==> flow/design.v <==
module alu (Output, CarryOut, zero, overflow, negative, BussA, BussB, ALUControl);
	input [31:0] BussA, BussB;
	input [1:0] ALUControl;
	output zero, overflow, negative, CarryOut;
	wire neg;
	output [31:0] Output;
	reg [31:0] Output;
	wire [31:0] CARRYOUT;
	wire[31:0] AddSubOut, XOROut;
	wire SLTOut;
	wire subtract;
	or (subtract, ALUControl[0], ALUControl[1]);
	assign CarryOut = CARRYOUT[31];
	wire muxOut;
	mux2to1 t1 (.in0(BussB[0]),.in1(~BussB[0]),.s(subtract),.out(muxOut));
	adder  f1 (.a(BussA[0]),.b(muxOut),.cin(subtract),.cout(CARRYOUT[0]),.s(AddSubOut[0]));
	genvar i;
	generate 
	for(i = 1; i < 32; i++) begin : eachAdder
			wire mOut;
			mux2to1 tm (.in0(BussB[i]),.in1(~BussB[i]),.s(subtract),.out(mOut));
			adder  fA (.a(BussA[i]),.b(mOut),.cin(CARRYOUT[i-1]),.cout(CARRYOUT[i]),.s(AddSubOut[i]));
		end
	endgenerate
	xor(overflow, CARRYOUT[31], CARRYOUT[30]);
	assign neg = AddSubOut[31];
	genvar j;
	generate
	for (j = 0; j < 32; j++) begin: eachXOR
			xor(XOROut[j], BussA[j], BussB[j]);
		end
	endgenerate
	xor (SLTOut, overflow, neg); 
	wire [3:0][31:0] outputArray;  
	assign outputArray[0] = AddSubOut;
	assign outputArray[1] = XOROut;
	assign outputArray[2] = AddSubOut;
	assign outputArray[3] = {{31{1'b0}}, SLTOut};
	mux32_4to32 m1(.in(outputArray),.s(ALUControl),.out(Output));
	assign negative = Output[31];
	genvar k;
   wire [30:0] rOut;
	or(rOut[0],Output[1],Output[0]);
	generate 
	for (k = 2; k < 32; k++) begin: eachor	
			or o1(rOut[k-1],rOut[k-2],Output[k]);
		end
	endgenerate
	not n1(zero,rOut[30]);
endmodule 
module adder(a,b,cin,cout,s);
	input a,b,cin;
	output cout,s;
	wire s1,c1,c2,c3;
	xor(s1,a,b);
	xor(s,cin,s1);
	and(c1,a,b);
	and(c2,b,cin);
	and(c3,a,cin);
	or(cout,c1,c2,c3);
endmodule 
module adder32 (Op1,Op2,Sum);
	input [29:0] Op1;
	input [29:0] Op2;
	output[29:0] Sum;	
	reg [29:0] CARRYOUT;
	adder  f1 (.a(Op1[0]),.b(Op2[0]),.cin(1'b0),.cout(CARRYOUT[0]),.s(Sum[0]));
	genvar i;
	generate 
	for(i = 1; i < 30; i++) begin : eachAdder
			wire mOut;
			adder  fA (.a(Op1[i]),.b(Op2[i]),.cin(CARRYOUT[i-1]),.cout(CARRYOUT[i]),.s(Sum[i]));
		end
	endgenerate
endmodule 
module mux2to1 (in0,in1, s,out);
	input  in0,in1;	
	input s;
	output out;
	wire [1:0] inOut;
	wire sNot;
	not (sNot, s);
	and a1 (inOut[0], in0, sNot);
	and a2 (inOut[1], in1, s);
	or o1 (out, inOut[0], inOut[1]);
endmodule
module f2oMux (in,s,out);
	input [3:0]in;
	input [1:0] s;    
	output out;
  wire aOut1, aOut2,aOut3,aOut4;
	and a1(aOut1,s[1],s[0],in[3]);
	and a2(aOut2,s[1],~s[0],in[2]);
	and a3(aOut3,~s[1],s[0],in[1]);
	and a4(aOut4,~s[1],~s[0],in[0]);
	or o1(out,aOut1,aOut2,aOut3,aOut4);
endmodule 
module s2oMux(in,s,out);
	input [15:0]in;
	input [3:0] s;
	reg [3:0] Output;	  
	output out;
	f2oMux m0 (in[3:0], s[1:0],Output[0]);
	f2oMux m1 (in[7:4], s[1:0],Output[1]);
	f2oMux m2 (in[11:8], s[1:0],Output[2]);
	f2oMux m3 (in[15:12], s[1:0],Output[3]);
	f2oMux m4 (Output, s[3:2],out);
endmodule 
module mux30_2to1(Input0, Input1, s,Out);
	input [29:0] Input0;
	input [29:0] Input1;
	input s;
	output [29:0] Out;
	genvar i;
	generate 
		for (i = 0; i<30; i++) begin: eachMux
			mux2to1 m2(.in0(Input0[i]),.in1(Input1[i]),.s(s),.out(Out[i]));
		end
	endgenerate 
endmodule
module mux32_2to1(Input0, Input1, s,Out);
	input [31:0] Input0;
	input [31:0] Input1;
	input s;
	output [31:0] Out;
	genvar i;
	generate 
		for (i = 0; i<32; i++) begin: eachMux
			mux2to1 m2(.in0(Input0[i]),.in1(Input1[i]),.s(s),.out(Out[i]));
		end
	endgenerate 
endmodule
module t2oMux (in,s,out);
	input [31:0] in;
	input [4:0] s;
	reg [1:0] Output;
	output out;
	s2oMux s0(in[15:0],s[3:0],Output[0]);
	s2oMux s1(in[31:16],s[3:0],Output[1]);
	reg aOut1,aOut2;
	and(aOut1,Output[1],s[4]);
	and(aOut2,Output[0],~s[4]);
	or o1(out,aOut1,aOut2);
endmodule 
module mux32_4to32(in,s,out);
	input reg[3:0][31:0]in;
	output [31:0]out;
	input [1:0] s;  
	wire  [31:0][3:0] tempArr;  
	genvar row, colm;
	generate
		for(row = 0; row < 4; row++) begin : eachR
			for(colm = 0; colm < 32; colm++) begin : eachS
				buf R(tempArr[colm][row], in[row][colm]);
			end
		end
	endgenerate
	genvar i;
	generate
		for(i = 0; i < 32; i++) begin : eachM
			f2oMux t0 (tempArr[i],s,out[i]);
		end
	endgenerate
endmodule 
module t2t2tot2Mux(arr,s,out);
	input reg[31:0][31:0]arr;
	output [31:0]out;
	input [4:0] s;  
	wire  [31:0][31:0] tempArr;  
	genvar row, colm;
	generate
		for(row = 0; row < 32; row++) begin : eachR
			for(colm = 0; colm < 32; colm++) begin : eachS
				buf R(tempArr[colm][row], arr[row][colm]);
			end
		end
	endgenerate
	genvar i;
	generate
		for(i = 0; i < 32; i++) begin : eachM
			t2oMux t0 (tempArr[i],s,out[i]);
		end
	endgenerate
endmodule 
module PipelineRegister (in, out, clk, reset);
	output reg [31:0] out;
	input [31:0] in;
	input reset, clk;
	always @(posedge clk)
	if (reset)
		out <= 32'b0;
	else
		out <= in;
endmodule
module PipelineImm (in, out, clk, reset);
	output reg [15:0] out;
	input [15:0] in;
	input reset, clk;
	always @(posedge clk)
	if (reset)
		out <= 16'b0;
	else
		out <= in;
endmodule
module PipelineExecute (in, out, clk, reset);
	output reg [9:0] out;
	input [9:0] in;
	input reset, clk;
	always @(posedge clk)
	if (reset)
		out <= 10'b0;
	else
		out <= in;
endmodule
module PipelineMemory (in, out, clk, reset);
	output reg [7:0] out;
	input [7:0] in;
	input reset, clk;
	always @(posedge clk)
	if (reset)
		out <= 8'b0;
	else
		out <= in;
endmodule
module PipelineWrite (in, out, clk, reset);
	output reg [5:0] out;
	input [5:0] in;
	input reset, clk;
	always @(posedge clk)
	if (reset)
		out <= 6'b0;
	else
		out <= in;
endmodule
module PipelineRegControls (in, out, clk, reset);
	output reg [19:0] out;
	input [19:0] in;
	input reset, clk;
	always @(posedge clk)
	if (reset)
		out <= 20'b0;
	else
		out <= in;
endmodule
module PipelineControls (in, out, clk, reset);
	output reg [10:0] out;
	input [10:0] in;
	input reset, clk;
	always @(posedge clk)
	if (reset)
		out <= 11'b0;
	else
		out <= in;
endmodule
module regfile (ReadData1, ReadData2, WriteData, ReadRegister1, ReadRegister2, WriteRegister, RegWrite, clk);
	input [4:0] ReadRegister1, ReadRegister2, WriteRegister;
	input RegWrite, clk;
	input [31:0] WriteData;
	output [31:0] ReadData1, ReadData2;	
	wire reset = 0;
	wire [31:0] SelectRegister;
	wire [31:0][31:0] routReg;
	wire [31:0] rawData1, rawData2;
	decoder5to32 d1(.in(WriteRegister), .out(SelectRegister), .enable(RegWrite));
	assign routReg[0] = 32'b0;
	genvar i;
	generate 
		for (i = 1;i <32;i++) begin: eachReg32
			reg32 register(.in(WriteData),.out(routReg[i]),.decoderOut(SelectRegister[i]),.reset(reset), .clk(clk));
		end
	endgenerate
   t2t2tot2Mux mux1(.arr(routReg),.s(ReadRegister1),.out(rawData1));
	t2t2tot2Mux mux2(.arr(routReg),.s(ReadRegister2),.out(rawData2));
	assign ReadData1 = (RegWrite && WriteRegister == ReadRegister1 && ReadRegister1 != 5'b00000) ? WriteData : rawData1;
	assign ReadData2 = (RegWrite && WriteRegister == ReadRegister2 && ReadRegister2 != 5'b00000) ? WriteData : rawData2;
endmodule
module reg32 (in, out, decoderOut,reset, clk);
	input reset,clk;
	input decoderOut;   
	input [31:0] in;  
	output reg [31:0] out;
	reg [31:0] d;
	genvar i;
	generate 
		for (i = 0;i <32;i++) begin: eachDff
			mux2to1 m1 (.in0(out[i]), .in1(in[i]),.s(decoderOut),.out(d[i]));
			D_FF dFF(.q(out[i]), .d(d[i]),.reset(reset), .clk(clk));
		end
	endgenerate
endmodule
 module D_FF (q, d, reset, clk);
	output reg q;
	input d, reset, clk;
	always @(posedge clk)
	if (reset)
		q <= 0;  
	else
		q <= d;  
endmodule
module decoder2to4 (in, out, enable);
	input [1:0] in;
	input enable;
	output [3:0]out;
	wire [1:0] notOut;
	not n1(notOut[1], in[1]);
	not n2(notOut[0], in[0]);
	and a0(out[0], enable, notOut[0], notOut[1]);
	and a1(out[1], enable, in[0], notOut[1]);
	and a2(out[2], enable, notOut[0], in[1]);
	and a3(out[3], enable, in[0], in[1]);
endmodule
module decoder3to8 (in,out,enable);
	input [2:0] in;
	input enable;
	output [7:0]out;
	wire [2:0] notOut;
	not n1(notOut[2], in[2]);
	not n2(notOut[1], in[1]);
	not n3(notOut[0], in[0]);
	and a0(out[0], enable, notOut[0], notOut[1], notOut[2]);
	and a1(out[1], enable, in[0], notOut[1],notOut[2]);
	and a2(out[2], enable, notOut[0], in[1],notOut[2]);
	and a3(out[3], enable, in[0], in[1], notOut[2]);
	and a4(out[4], enable, notOut[0],notOut[1],in[2]);
	and a5(out[5], enable, in[0],notOut[1],in[2]);
	and a6(out[6], enable, notOut[0], in[1], in[2]);
	and a7(out[7], enable, in[0], in[1], in[2]);
endmodule
module decoder5to32 (in, out, enable);
	input [4:0] in;
	input enable;
	output [31:0] out;
	wire [3:0] enableOut;
	decoder3to8 d1 (in[2:0], out[7:0], enableOut[0]);
	decoder3to8 d2 (in[2:0], out[15:8], enableOut[1]);
	decoder3to8 d3 (in[2:0], out[23:16], enableOut[2]);
	decoder3to8 d4 (in[2:0], out[31:24], enableOut[3]);
	decoder2to4 d5 (in[4:3], enableOut, enable);
endmodule
module Control (Instr, RegDst, WriteRegister, ALUSrc, MemToReg, RegWr, MemWr, Branch, 
						Jump, JR, ALUCntrl, ZeroExt, Rs, Rt, Rd, xRs, xRt, Imm16, TargetInstr);
	input [31:0] Instr;
	reg [5:0] Funct;
	reg [5:0] Opcode;
	output reg RegDst, ALUSrc, MemToReg, RegWr, MemWr, Branch, JR, ZeroExt, xRs, xRt;
	output reg Jump;
	output reg [1:0] ALUCntrl;
	output reg [4:0] Rs, Rt, Rd, WriteRegister;
	output reg [15:0] Imm16;
	output reg [25:0] TargetInstr;
	assign Rs = Instr[25:21];	
	assign Rt = Instr[20:16];
	assign Rd = Instr[15:11];
	assign Imm16 = Instr[15:0];
	assign TargetInstr = Instr[25:0];
	always @(*) begin
		Funct = Instr[5:0];
		Opcode = Instr[31:26];
		RegDst = 0;
		WriteRegister = 5'b00000;
		ALUSrc = 0;
		MemToReg = 0;
		RegWr = 0;
		MemWr = 0;
		Branch = 0;
		Jump = 0;
		ALUCntrl = 2'b00;
		JR = 0;
		ZeroExt = 0;
		xRs = 0;
		xRt = 0;
		if (Opcode == 6'b000000) begin
			case (Funct)
				6'b100000  : begin 
								 RegDst = 1;
								 WriteRegister = Rd; 
								 RegWr = 1; 
								 ALUCntrl = 2'b00;
							 end  
				6'b100010  : begin 
								 RegDst = 1; 
								 WriteRegister = Rd;
								 RegWr = 1;
								 ALUCntrl = 2'b10;
							 end  
				6'b001000  : begin
								 Jump = 1; 
								 JR = 1; 
								 xRt = 1; 
							 end  
				6'b101010  : begin 
								 RegDst = 1; 
								 WriteRegister = Rd;
								 RegWr = 1; 
								 ALUCntrl = 2'b11;
							 end  
				default;
			endcase
		end
		case (Opcode)
			6'b100011  : begin
							 WriteRegister = Rt;
							 ALUSrc = 1; 
							 MemToReg = 1; 
							 RegWr = 1; 
							 ALUCntrl = 2'b00;
							 xRt = 1; 
						 end  
			6'b101011  : begin 
							 ALUSrc = 1; 
							 MemWr = 1; 
							 ALUCntrl = 2'b00;
						 end  
			6'b000101  : begin 
							 Branch = 1; 
							 ALUCntrl = 2'b10;
						 end  
			6'b001110  : begin 
							 WriteRegister = Rt;
							 ALUSrc = 1; 
							 RegWr = 1; 
							 ALUCntrl = 2'b01;
							 ZeroExt = 1; 
							 xRt = 1;
						 end  
			6'b000010  : begin 
							 Jump = 1; 
							 JR = 0; 
							 xRs = 1;
							 xRt = 1; 
						 end  
			default;
		endcase
	end
endmodule
module Forward (Rs, Rt, xRs, xRt, PortA, PortB, DataA, DataB, ALUData, MemData, ForwardA, ForwardB);
	input xRs, xRt;
	input [4:0] Rs, Rt, PortA, PortB;
	input [31:0] DataA, DataB, ALUData, MemData;
	output reg [31:0] ForwardA, ForwardB;
	always @(*) begin
		if (Rs == 5'b00000)
			ForwardA = DataA;
		else if (Rs == PortA && !xRs)
			ForwardA = ALUData;
		else if (Rs == PortB && !xRs)
			ForwardA = MemData;
		else 
			ForwardA = DataA;
	end
	always @(*) begin
		if (Rt == 5'b00000)
			ForwardB = DataB;
		else if (Rt == PortA && !xRt)
			ForwardB = ALUData;
		else if (Rt == PortB && !xRt)
			ForwardB = MemData;
		else 
			ForwardB = DataB;
	end
endmodule
module AcceleratedBranch (DataA, DataB, Zero);
	input [31:0] DataA, DataB;
	output reg Zero;
	wire [31:0] Equivalency;
	wire [7:0] Equiv;
	wire [1:0] ZeroTest;
	assign Equivalency = DataA ^ DataB;
	always @(*) begin
		case(Equivalency)
			32'b0 : Zero = 1;
			default : Zero = 0;
		endcase
	end
endmodule
module CheckBranch (Opcode, AccBranch);
	input [5:0] Opcode;
	output AccBranch;
	wire [5:0] Branch;
	assign Branch = 6'b000101;
	wire [5:0] Cmp;
	genvar i;
	generate
		for (i = 0; i < 6; i++) begin : eachXor
			xor each_xor(Cmp[i], Opcode[i], Branch[i]);
		end
	endgenerate
	nor n(AccBranch, Cmp[0], Cmp[1], Cmp[2], Cmp[3], Cmp[4], Cmp[5]);
endmodule
module FetchUnit(Branch, Zero, Jump, JR, TargetInstr, Regrs, Imm16, Instr, Address, InstrIn, clk, reset);
	input Branch,Zero,JR, Jump, clk,reset;
	input [15:0] Imm16;
	input [25:0] TargetInstr;
	input [31:0] Regrs;
	output [31:0] Instr;	
	output [31:0] Address;
	input [31:0] InstrIn;
	wire [29:0] PC;
	wire [29:0] temp_PC;
	wire [29:0] Jumpaddress; 
	wire bez;
	and a1(bez, Branch, ~Zero);
	wire [29:0] immExtened; 
	wire [29:0] pcNew;
	assign Address[1:0] = 2'b0;
	mux30_2to1 mBez(.Input0({29'b0,1'b1}),.Input1({{14{Imm16[15]}},Imm16[15:0]}),
						 .s(bez),.Out(immExtened));
	adder32 ad1(.Op1(PC),.Op2(immExtened),.Sum(pcNew));
	mux30_2to1 mBJr(.Input0({PC[29:26], TargetInstr[25:0]}),
	                .Input1(Regrs[31:2]),.s(JR),.Out(Jumpaddress));
	mux30_2to1 mJump(.Input0(pcNew),.Input1(Jumpaddress),
						  .s(Jump),.Out(temp_PC));
   genvar i;
	generate
		for ( i = 0; i<30;i++) begin: eachDFF
			D_FF d(.q(PC[i]),.d(temp_PC[i]),.reset(reset),.clk(clk));
		end
	endgenerate
	assign Address [31:2] = PC[29:0]; 
	assign Instr = InstrIn;
endmodule 
module MIPS(clk, reset, imem_addr, imem_data, dmem_addr, dmem_wdata, dmem_we, dmem_rdata);
	input clk, reset;
	output [31:0] imem_addr;
	input [31:0] imem_data;
	output [31:0] dmem_addr, dmem_wdata;
	output dmem_we;
	input [31:0] dmem_rdata;
	wire [31:0] Instr;
	wire RegDst, ALUSrc, MemToReg, RegWr, MemWr, Branch, Jump, JR, ZeroExt, xRt, xRs, AccZero, AccBranch;
	wire [1:0] ALUCntrl;
	wire [4:0] Rs, Rt, Rd, WriteRegister;
	wire [31:0] WriteData;
	wire [31:0] ReadData1, ReadData2;
	wire [31:0] BussB;
	wire zero, overflow, CarryOut, negative;
	wire [15:0] Imm16;
	wire [31:0] Extended;
	wire [25:0] TargetInstr;
	wire [31:0] ForwardA, ForwardB;
	wire [31:0] p_Instr;
	wire [15:0] p_Imm16;
	wire p_AccBranch;
	wire ex_MemToReg, ex_RegWr, ex_MemWr;
	wire [1:0] ex_ALUCntrl;
	wire [4:0] ex_WriteRegister;
	wire [15:0] ex_Imm16;
	wire [31:0] ex_ReadData1, ex_ReadData2, ex_BussB;
	wire [31:0] ex_ALUOut;	
	wire mem_MemToReg, mem_RegWr, mem_MemWr;
	wire [4:0] mem_WriteRegister;
	wire [31:0] mem_ReadData2;
	wire [31:0] mem_ALUOut, mem_MemOut;
	wire wr_RegWr;
	wire [4:0] wr_WriteRegister;
	wire [31:0] wr_WriteData;
	FetchUnit Fetch1(.Branch(p_AccBranch), .Zero(AccZero), .Jump(Jump), .JR(JR), .TargetInstr(TargetInstr), 
						  .Regrs(ForwardA), .Imm16(p_Imm16), .Instr, .Address(imem_addr), .InstrIn(imem_data), .clk, .reset);
	CheckBranch CheckAccBranch(.Opcode(Instr[31:26]), .AccBranch);
   PipelineRegister InstrReg (.in(Instr), .out(p_Instr), .clk, .reset);
   PipelineImm Imm16Reg (.in(Instr[15:0]), .out(p_Imm16), .clk, .reset);
	D_FF BranchReg (.q(p_AccBranch), .d(AccBranch),.reset, .clk);
	regfile reg1(.ReadData1, .ReadData2, .WriteData(wr_WriteData), 
			  .ReadRegister1(Rs), .ReadRegister2(Rt), .WriteRegister(wr_WriteRegister),
			  .RegWrite(wr_RegWr), .clk(clk));
	Control cntrl (.Instr(p_Instr), .RegDst, .WriteRegister, .ALUSrc, .MemToReg, .RegWr, .MemWr, .Branch, 
						.Jump, .JR, .ALUCntrl, .ZeroExt, .Rs, .Rt, .Rd, .xRs, .xRt, .Imm16, .TargetInstr);
	Extend Ext1(.Imm16, .Extended, .Ext(ZeroExt));
	mux32_2to1 alusrc(.Input0(ForwardB),.Input1(Extended),.s(ALUSrc),.Out(BussB));
	Forward forCntrl (.Rs, .Rt, .xRs, .xRt, .PortA(ex_WriteRegister), .PortB(mem_WriteRegister), .DataA(ReadData1), 
							.DataB(ReadData2), .ALUData(ex_ALUOut), .MemData(WriteData), .ForwardA, .ForwardB);
	AcceleratedBranch BranchZero (.DataA(ForwardA), .DataB(ForwardB), .Zero(AccZero));
	PipelineRegister ReadReg1 (.in(ForwardA), .out(ex_ReadData1), .clk, .reset);
	PipelineRegister ReadReg2 (.in(ForwardB), .out(ex_ReadData2), .clk, .reset);
	PipelineRegister ALUBBussB (.in(BussB), .out(ex_BussB), .clk, .reset);
	PipelineExecute PipeExe (.in({MemToReg, RegWr, MemWr, ALUCntrl, WriteRegister}),
										 .out({ex_MemToReg, ex_RegWr, ex_MemWr, ex_ALUCntrl,
												ex_WriteRegister}), .clk, .reset);
	alu alu1(.Output(ex_ALUOut), .CarryOut, .zero, .overflow,
		 .negative, .BussA(ex_ReadData1), .BussB(ex_BussB), .ALUControl(ex_ALUCntrl));
	PipelineRegister ExeALUOut (.in(ex_ALUOut), .out(mem_ALUOut), .clk, .reset);
	PipelineRegister ExeDataB (.in(ex_ReadData2), .out(mem_ReadData2), .clk, .reset);
	PipelineMemory PipeMem (.in({ex_MemToReg, ex_RegWr, ex_MemWr, ex_WriteRegister}),
									.out({mem_MemToReg, mem_RegWr, mem_MemWr, mem_WriteRegister}), .clk, .reset);
   assign dmem_addr = mem_ALUOut;
   assign dmem_wdata = mem_ReadData2;
   assign dmem_we = mem_MemWr;
   assign mem_MemOut = dmem_rdata;
	mux32_2to1 mem2reg(.Input0(mem_ALUOut),.Input1(mem_MemOut), .s(mem_MemToReg),.Out(WriteData));
	PipelineRegister WriteReg (.in(WriteData), .out(wr_WriteData), .clk, .reset);
	PipelineWrite PipeWr (.in({mem_RegWr, mem_WriteRegister}), 
								 .out({wr_RegWr, wr_WriteRegister}), .clk, .reset);
endmodule
module Extend (Imm16, Extended, Ext);
	input [15:0] Imm16;
	input Ext;
	output reg [31:0] Extended;
	reg [31:0] SE, ZE;
	assign SE[31:0] = {{16{Imm16[15]}},Imm16[15:0]};
	assign ZE[31:0] = {16'b0,Imm16[15:0]};
	always @(*) begin
		case (Ext)
			0 : Extended = SE;
		   1 : Extended = ZE;
			default;
		endcase
	end
endmodule
# Reports on MIPS
# The steps from the RTL of MIPS to its reports follow in flow order.
# Line numbers count from 1 in the design file above.
setup:
  top_module: "MIPS"
  clk_port: "clk"
  cell_library: "sky130hd"
  corner: "tt_025C_1v80"

# Word level
# Yosys after proc, flatten, opt, wreduce and memory -nomap, before mapping. Enables and synchronous resets that opt folds into registers are not counted as muxes. Memory bits, and registers merged into a memory's read port (data or address), are not among the register bits. Print and check cells are not counted. Equal cells are merged and count once.
word_totals:
  elab_cells: 9904
  output_inout_bits: 97
  ff_bits: 1287
classes:
  n_mux: 29
  eq_ne: 15
  logic: 8805
  n_reduce_logical: 21
ops:
  columns: ["cell", "n"]
  rows:
  - ["bitwise AND 1 bit", 5296]
  - ["bitwise OR 1 bit", 3260]
  - ["2-to-1 mux 32 bit", 8]
  - ["bitwise XOR 1 bit", 157]
  - ["NOT 1 bit", 91]
  - ["parallel mux 32 bit (select 2 bit)", 1]
  - ["bitwise XOR 32 bit", 1]
  - ["zero test 32 bit", 1]
  - ["equality test 5 bit", 6]
  - ["equality test 6 bit with constant B", 5]
  - ["2-to-1 mux 5 bit", 3]
  - ["2-to-1 mux 1 bit", 14]
  - ["equality test 6 x 4 -> 1 bit with constant B", 2]
  - ["zero test 5 bit", 2]
  - ["nonzero test 5 bit", 2]
  - ["OR reduction 3 bit", 3]
  - ["logical AND 1 bit", 8]
  - ["equality test 6 x 2 -> 1 bit with constant B", 1]
  - ["equality test 6 x 3 -> 1 bit with constant B", 1]
  - ["zero test 6 bit", 1]
  - ["parallel mux 2 bit (select 3 bit)", 1]
  - ["OR reduction 2 bit", 2]
  - ["parallel mux 2 bit (select 2 bit)", 1]
  - ["zero test 1 bit", 2]
  - ["2-to-1 mux 2 bit", 1]

# Logic depth
# Depth = most cells in a row (Yosys ltp): at word level without a register or memory, in the mapped netlist without a sequential cell, where the memories' decode and read muxes count.
depth:
  ltp_word: 203
  abc_area: 0
  ltp_mapped: 85
  depth_no_buf: 81

# Mapped cells and area
# The flow's flattened synthesis, as Yosys stat reports it; memories are mapped. The netlist is that of the ABC_AREA named above (0 if unset); the other value can give another one.
# Totals and module areas in this step are rounded.
types:
  columns: ["type", "n", "type_area_um2"]
  rows:
  - ["sky130_fd_sc_hd__edfxtp_1", 992, 2.98E+04]
  - ["sky130_fd_sc_hd__mux4_2", 371, 8.36E+03]
  - ["sky130_fd_sc_hd__dfxtp_1", 279, 5.59E+03]
  - ["sky130_fd_sc_hd__mux2i_1", 255, 2.55E+03]
  - ["sky130_fd_sc_hd__fa_1", 58, 1.16E+03]
  - ["sky130_fd_sc_hd__nor2_1", 307, 1.15E+03]
  - ["sky130_fd_sc_hd__mux2_2", 81, 912.125]
  - ["sky130_fd_sc_hd__buf_4", 121, 908.371]
  - ["sky130_fd_sc_hd__nor2b_1", 120, 750.72]
  - ["sky130_fd_sc_hd__a221oi_1", 77, 674.397]
  - ["sky130_fd_sc_hd__nand2_1", 176, 660.634]
  - ["sky130_fd_sc_hd__a22oi_1", 82, 615.59]
  - ["sky130_fd_sc_hd__xnor2_1", 70, 613.088]
  - ["sky130_fd_sc_hd__a21oi_1", 113, 565.542]
  - ["sky130_fd_sc_hd__o22ai_1", 81, 506.736]
  - ["sky130_fd_sc_hd__xor2_1", 53, 464.195]
  - ["sky130_fd_sc_hd__clkbuf_1", 123, 461.693]
  - ["sky130_fd_sc_hd__o21ai_0", 73, 365.35]
# Not listed: further types 71, cells in them 581.
mapped:
  yosys_area_um2: 60000
  sequential_area_um2: 35000
  ffs: 1271
  cell_count: 4013
# By module: a second synthesis without flattening, with its own total; a netlist apart from the flattened one above.
unflattened:
  hier_cells: 5192
  area_unflattened_um2: 82000
# Rows give one instance, submodules left out.
by_module:
  columns: ["module", "cells", "instances", "mod_area_um2"]
  rows:
  - ["D_FF", 2, 1023, 34]
  - ["mux2to1", 1, 1178, 15]
  - ["f2oMux", 1, 672, 23]
  - ["PipelineRegister", 67, 7, 860]
  - ["Forward", 194, 1, 1800]
  - ["adder", 1, 62, 20]
  - ["regfile", 91, 1, 1100]
  - ["t2oMux", 1, 64, 15]
  - ["Control", 104, 1, 750]
  - ["alu", 80, 1, 510]
  - ["PipelineImm", 33, 1, 460]
  - ["decoder3to8", 8, 4, 96]
  - ["AcceleratedBranch", 43, 1, 350]
  - ["FetchUnit", 37, 1, 280]
# Further modules, not shown: 15.

# Path before layout
# Path of least setup slack by OpenSTA after synthesis, without wires, with an ideal clock, recovery checks aside; 20% of the period is set as input and as output delay. Where synthesis merged equal registers, the netlist keeps one of their names.
synth_timing:
  path_type: "flip-flop to flip-flop"
  from: "register PipeExe.out[5]"
  to: "register (no name shown)"
  path_stages: 82
  arrival_time_ns: 25.616
  clock_period_ns: 24.0
  slack_ns: -1.749
  n_path_buf: 4
  t_required_ns: 23.867
  delay_ns: 25.749
  launch_ns: 0.000
  period_less_setup_slack_ns: 25.749
# "delay_ns" is the arrival time less input delay plus setup time.
# "path_stages" counts driving pins, that of a launching flip-flop among them; a cell with two outputs on the path counts twice.
# "period_less_setup_slack_ns" = period - worst setup slack (recovery checks aside). The figure is calculated, with input and output delays left at 20% of the set period.
synth_via:
  path_cell_list: "sky130_fd_sc_hd__dfxtp_1 sky130_fd_sc_hd__clkbuf_1 sky130_fd_sc_hd__clkbuf_1 sky130_fd_sc_hd__clkbuf_1 sky130_fd_sc_hd__nor2_1 sky130_fd_sc_hd__buf_1 sky130_fd_sc_hd__xor2_1 sky130_fd_sc_hd__fa_1 sky130_fd_sc_hd__fa_1 sky130_fd_sc_hd__inv_1 sky130_fd_sc_hd__fa_1 sky130_fd_sc_hd__fa_1 sky130_fd_sc_hd__fa_1 sky130_fd_sc_hd__fa_1 sky130_fd_sc_hd__fa_1 sky130_fd_sc_hd__fa_1 sky130_fd_sc_hd__fa_1 sky130_fd_sc_hd__fa_1 (+46 left out) sky130_fd_sc_hd__inv_1 sky130_fd_sc_hd__fa_1 sky130_fd_sc_hd__fa_1 sky130_fd_sc_hd__fa_1 sky130_fd_sc_hd__fa_1 sky130_fd_sc_hd__fa_1 sky130_fd_sc_hd__fa_1 sky130_fd_sc_hd__fa_1 sky130_fd_sc_hd__fa_1 sky130_fd_sc_hd__fa_1 sky130_fd_sc_hd__fa_1 sky130_fd_sc_hd__fa_1 sky130_fd_sc_hd__fa_1 sky130_fd_sc_hd__fa_1 sky130_fd_sc_hd__fa_1 sky130_fd_sc_hd__xnor2_1 sky130_fd_sc_hd__a2111oi_0 sky130_fd_sc_hd__nor3b_1"
synth_lines:
  columns: ["item", "line_no", "text"]
  rows:
  - ["start, declared", 206, "output reg [9:0] out;"]
  - ["start, assigned", 211, "out <= 10'b0;"]
  - ["start, assigned", 213, "out <= in;"]
# Chain of elaborated cells between the ends: none given.

# Worst path after layout
# From the final timing report of stored run 1: the path of least setup slack in the routed layout; clock arrival at registers is part of the times.
layout_timing:
  path_type: "flip-flop to flip-flop"
  from: "register PipeExe.out[5]"
  to: "register (no name shown)"
  arrival_time_ns: 23.75
  path_stages: 79
  clock_period_ns: 23.6
  launch_ns: 0.80
  slack_ns: 0.52
  t_required_ns: 24.27
  n_path_buf: 2
layout_via:
  path_cell_list: "sky130_fd_sc_hd__dfxtp_4 sky130_fd_sc_hd__o31ai_4 sky130_fd_sc_hd__buf_4 sky130_fd_sc_hd__fa_2 sky130_fd_sc_hd__fa_2 sky130_fd_sc_hd__inv_2 sky130_fd_sc_hd__fa_2 sky130_fd_sc_hd__fa_2 sky130_fd_sc_hd__fa_2 sky130_fd_sc_hd__fa_2 sky130_fd_sc_hd__fa_2 sky130_fd_sc_hd__fa_2 sky130_fd_sc_hd__fa_2 sky130_fd_sc_hd__fa_2 sky130_fd_sc_hd__fa_2 sky130_fd_sc_hd__fa_2 sky130_fd_sc_hd__fa_2 sky130_fd_sc_hd__fa_2 (+43 left out) sky130_fd_sc_hd__inv_2 sky130_fd_sc_hd__fa_2 sky130_fd_sc_hd__fa_2 sky130_fd_sc_hd__fa_2 sky130_fd_sc_hd__fa_2 sky130_fd_sc_hd__fa_2 sky130_fd_sc_hd__fa_2 sky130_fd_sc_hd__fa_2 sky130_fd_sc_hd__fa_2 sky130_fd_sc_hd__fa_2 sky130_fd_sc_hd__fa_2 sky130_fd_sc_hd__fa_2 sky130_fd_sc_hd__fa_2 sky130_fd_sc_hd__fa_2 sky130_fd_sc_hd__fa_2 sky130_fd_sc_hd__xnor2_1 sky130_fd_sc_hd__a2111oi_1 sky130_fd_sc_hd__nor3b_1"
layout_lines:
  columns: ["item", "line_no", "text"]
  rows:
  - ["start, declared", 206, "output reg [9:0] out;"]
  - ["start, assigned", 211, "out <= 10'b0;"]
  - ["start, assigned", 213, "out <= in;"]
# Chain of elaborated cells between the ends: none given.

# Flow measurements of MIPS on sky130hd: 7 stored runs with different settings, listed in no order. Input and output delays are each 20% of the period that was set; the output load is 0.01 pF.
# "achievedPeriod_ns" is the run's clock period less its worst setup slack. It is reckoned from that one timing run; input and output delays stay at 20% of the period that was set.
# "timing.worst_path_ns" means the part of the period allowed to the worst setup path (the constraints hold back 20% at inputs and 20% at outputs) less its slack; where the path has registers, the arrival times of their clocks count too.
# "power_uw" is the tool's figure for a default switching activity; nothing was simulated.
# Measured values are rounded.
runs:
  - name: "stored run 1"
    settings:
      CELL_PAD_IN_SITES_GLOBAL_PLACEMENT: 3
      CORE_UTILIZATION: 40
      CTS_CLUSTER_DIAMETER: 326
      GPL_ROUTABILITY_DRIVEN: 1
      HOLD_SLACK_MARGIN: 0.26
      MAX_ROUTING_LAYER: "met4"
      SETUP_SLACK_MARGIN: 5.0
      SLEW_MARGIN: 0
      period_ns: 23.6
      CAP_MARGIN: 20
      CORE_MARGIN: 2
    results:
      timing.hold.ws_ns: 0.43
      die_um2: 150000
      tns_setup_ns: 0.000
      worst_setup_slack_ns: 0.52
      achievedPeriod_ns: 23.082
      synthesis_area_um2: 60000
      timing.worst_path_ns: 23.08
      critical_path_type: "flip-flop to flip-flop"
      final_stdcell_area_um2: 70000
      power_uw: 5700
      utilization_pct: 47
  - name: "stored run 2"
    settings:
      CORE_UTILIZATION: 54
      period_ns: 23.7
      CAP_MARGIN: 20
      CORE_MARGIN: 2
      SLEW_MARGIN: 20
    results:
      synthesis_area_um2: 60000
      final_stdcell_area_um2: 68000
      tns_setup_ns: 0.000
      die_um2: 110000
      timing.hold.ws_ns: 0.44
      achievedPeriod_ns: 23.145
      utilization_pct: 62
      power_uw: 5500
      timing.worst_path_ns: 23.15
      critical_path_type: "flip-flop to flip-flop"
      worst_setup_slack_ns: 0.55
  - name: "stored run 3"
    settings:
      ABC_AREA: 1
      CAP_MARGIN: 0
      CELL_PAD_IN_SITES_DETAIL_PLACEMENT: 1
      CELL_PAD_IN_SITES_GLOBAL_PLACEMENT: 2
      CORE_ASPECT_RATIO: 1.84
      CORE_MARGIN: 7
      CORE_UTILIZATION: 32
      CTS_CLUSTER_SIZE: 11
      GPL_ROUTABILITY_DRIVEN: 0
      HOLD_SLACK_MARGIN: 0.09
      MIN_ROUTING_LAYER: "met1"
      SETUP_SLACK_MARGIN: 2.77
      period_ns: 17.2
      SLEW_MARGIN: 20
    results:
      timing.hold.ws_ns: 0.41
      timing.worst_path_ns: 22.76
      critical_path_type: "flip-flop to flip-flop"
      final_stdcell_area_um2: 74000
      power_uw: 7800
      achievedPeriod_ns: 22.761
      worst_setup_slack_ns: -5.6
      tns_setup_ns: -50
      utilization_pct: 37
      synthesis_area_um2: 64000
      die_um2: 210000
  - name: "stored run 4"
    settings:
      CAP_MARGIN: 15
      CORE_UTILIZATION: 29
      GPL_TIMING_DRIVEN: 0
      PLACE_DENSITY_LB_ADDON: 0.16
      SETUP_SLACK_MARGIN: -0.79
      period_ns: 15.3
      CORE_MARGIN: 2
      SLEW_MARGIN: 20
    results:
      timing.worst_path_ns: 24.20
      critical_path_type: "flip-flop to flip-flop"
      timing.hold.ws_ns: 0.43
      worst_setup_slack_ns: -8.9
      power_uw: 9000
      final_stdcell_area_um2: 73000
      utilization_pct: 36
      tns_setup_ns: -110
      die_um2: 210000
      synthesis_area_um2: 60000
      achievedPeriod_ns: 24.196
  - name: "stored run 5"
    settings:
      CORE_UTILIZATION: 40
      SETUP_SLACK_MARGIN: -1.97
      period_ns: 23.7
      CAP_MARGIN: 20
      CORE_MARGIN: 2
      SLEW_MARGIN: 20
    results:
      die_um2: 150000
      worst_setup_slack_ns: -1.2
      utilization_pct: 46
      timing.worst_path_ns: 24.94
      critical_path_type: "flip-flop to flip-flop"
      final_stdcell_area_um2: 69000
      timing.hold.ws_ns: 0.44
      tns_setup_ns: -3.1
      achievedPeriod_ns: 24.936
      synthesis_area_um2: 60000
      power_uw: 5400
  - name: "stored run 6"
    settings:
      CAP_MARGIN: 0
      CELL_PAD_IN_SITES_GLOBAL_PLACEMENT: 2
      CORE_UTILIZATION: 32
      CTS_CLUSTER_SIZE: 37
      MIN_ROUTING_LAYER: "met1"
      period_ns: 24.0
      CORE_MARGIN: 2
      SLEW_MARGIN: 20
    results:
      synthesis_area_um2: 60000
      timing.hold.ws_ns: 0.43
      final_stdcell_area_um2: 70000
      achievedPeriod_ns: 23.327
      die_um2: 190000
      utilization_pct: 37
      tns_setup_ns: 0.000
      power_uw: 5500
      timing.worst_path_ns: 23.33
      critical_path_type: "flip-flop to flip-flop"
      worst_setup_slack_ns: 0.67
  - name: "stored run 7"
    settings:
      CAP_MARGIN: 35
      CELL_PAD_IN_SITES_GLOBAL_PLACEMENT: 2
      CORE_UTILIZATION: 40
      CTS_CLUSTER_SIZE: 86
      GPL_ROUTABILITY_DRIVEN: 0
      GPL_TIMING_DRIVEN: 0
      MAX_ROUTING_LAYER: "met4"
      MIN_ROUTING_LAYER: "met2"
      PLACE_DENSITY: 0.37
      SLEW_MARGIN: 15
      period_ns: 24.0
      CORE_MARGIN: 2
    outcome: "incomplete, routing halted on GRT-0116"
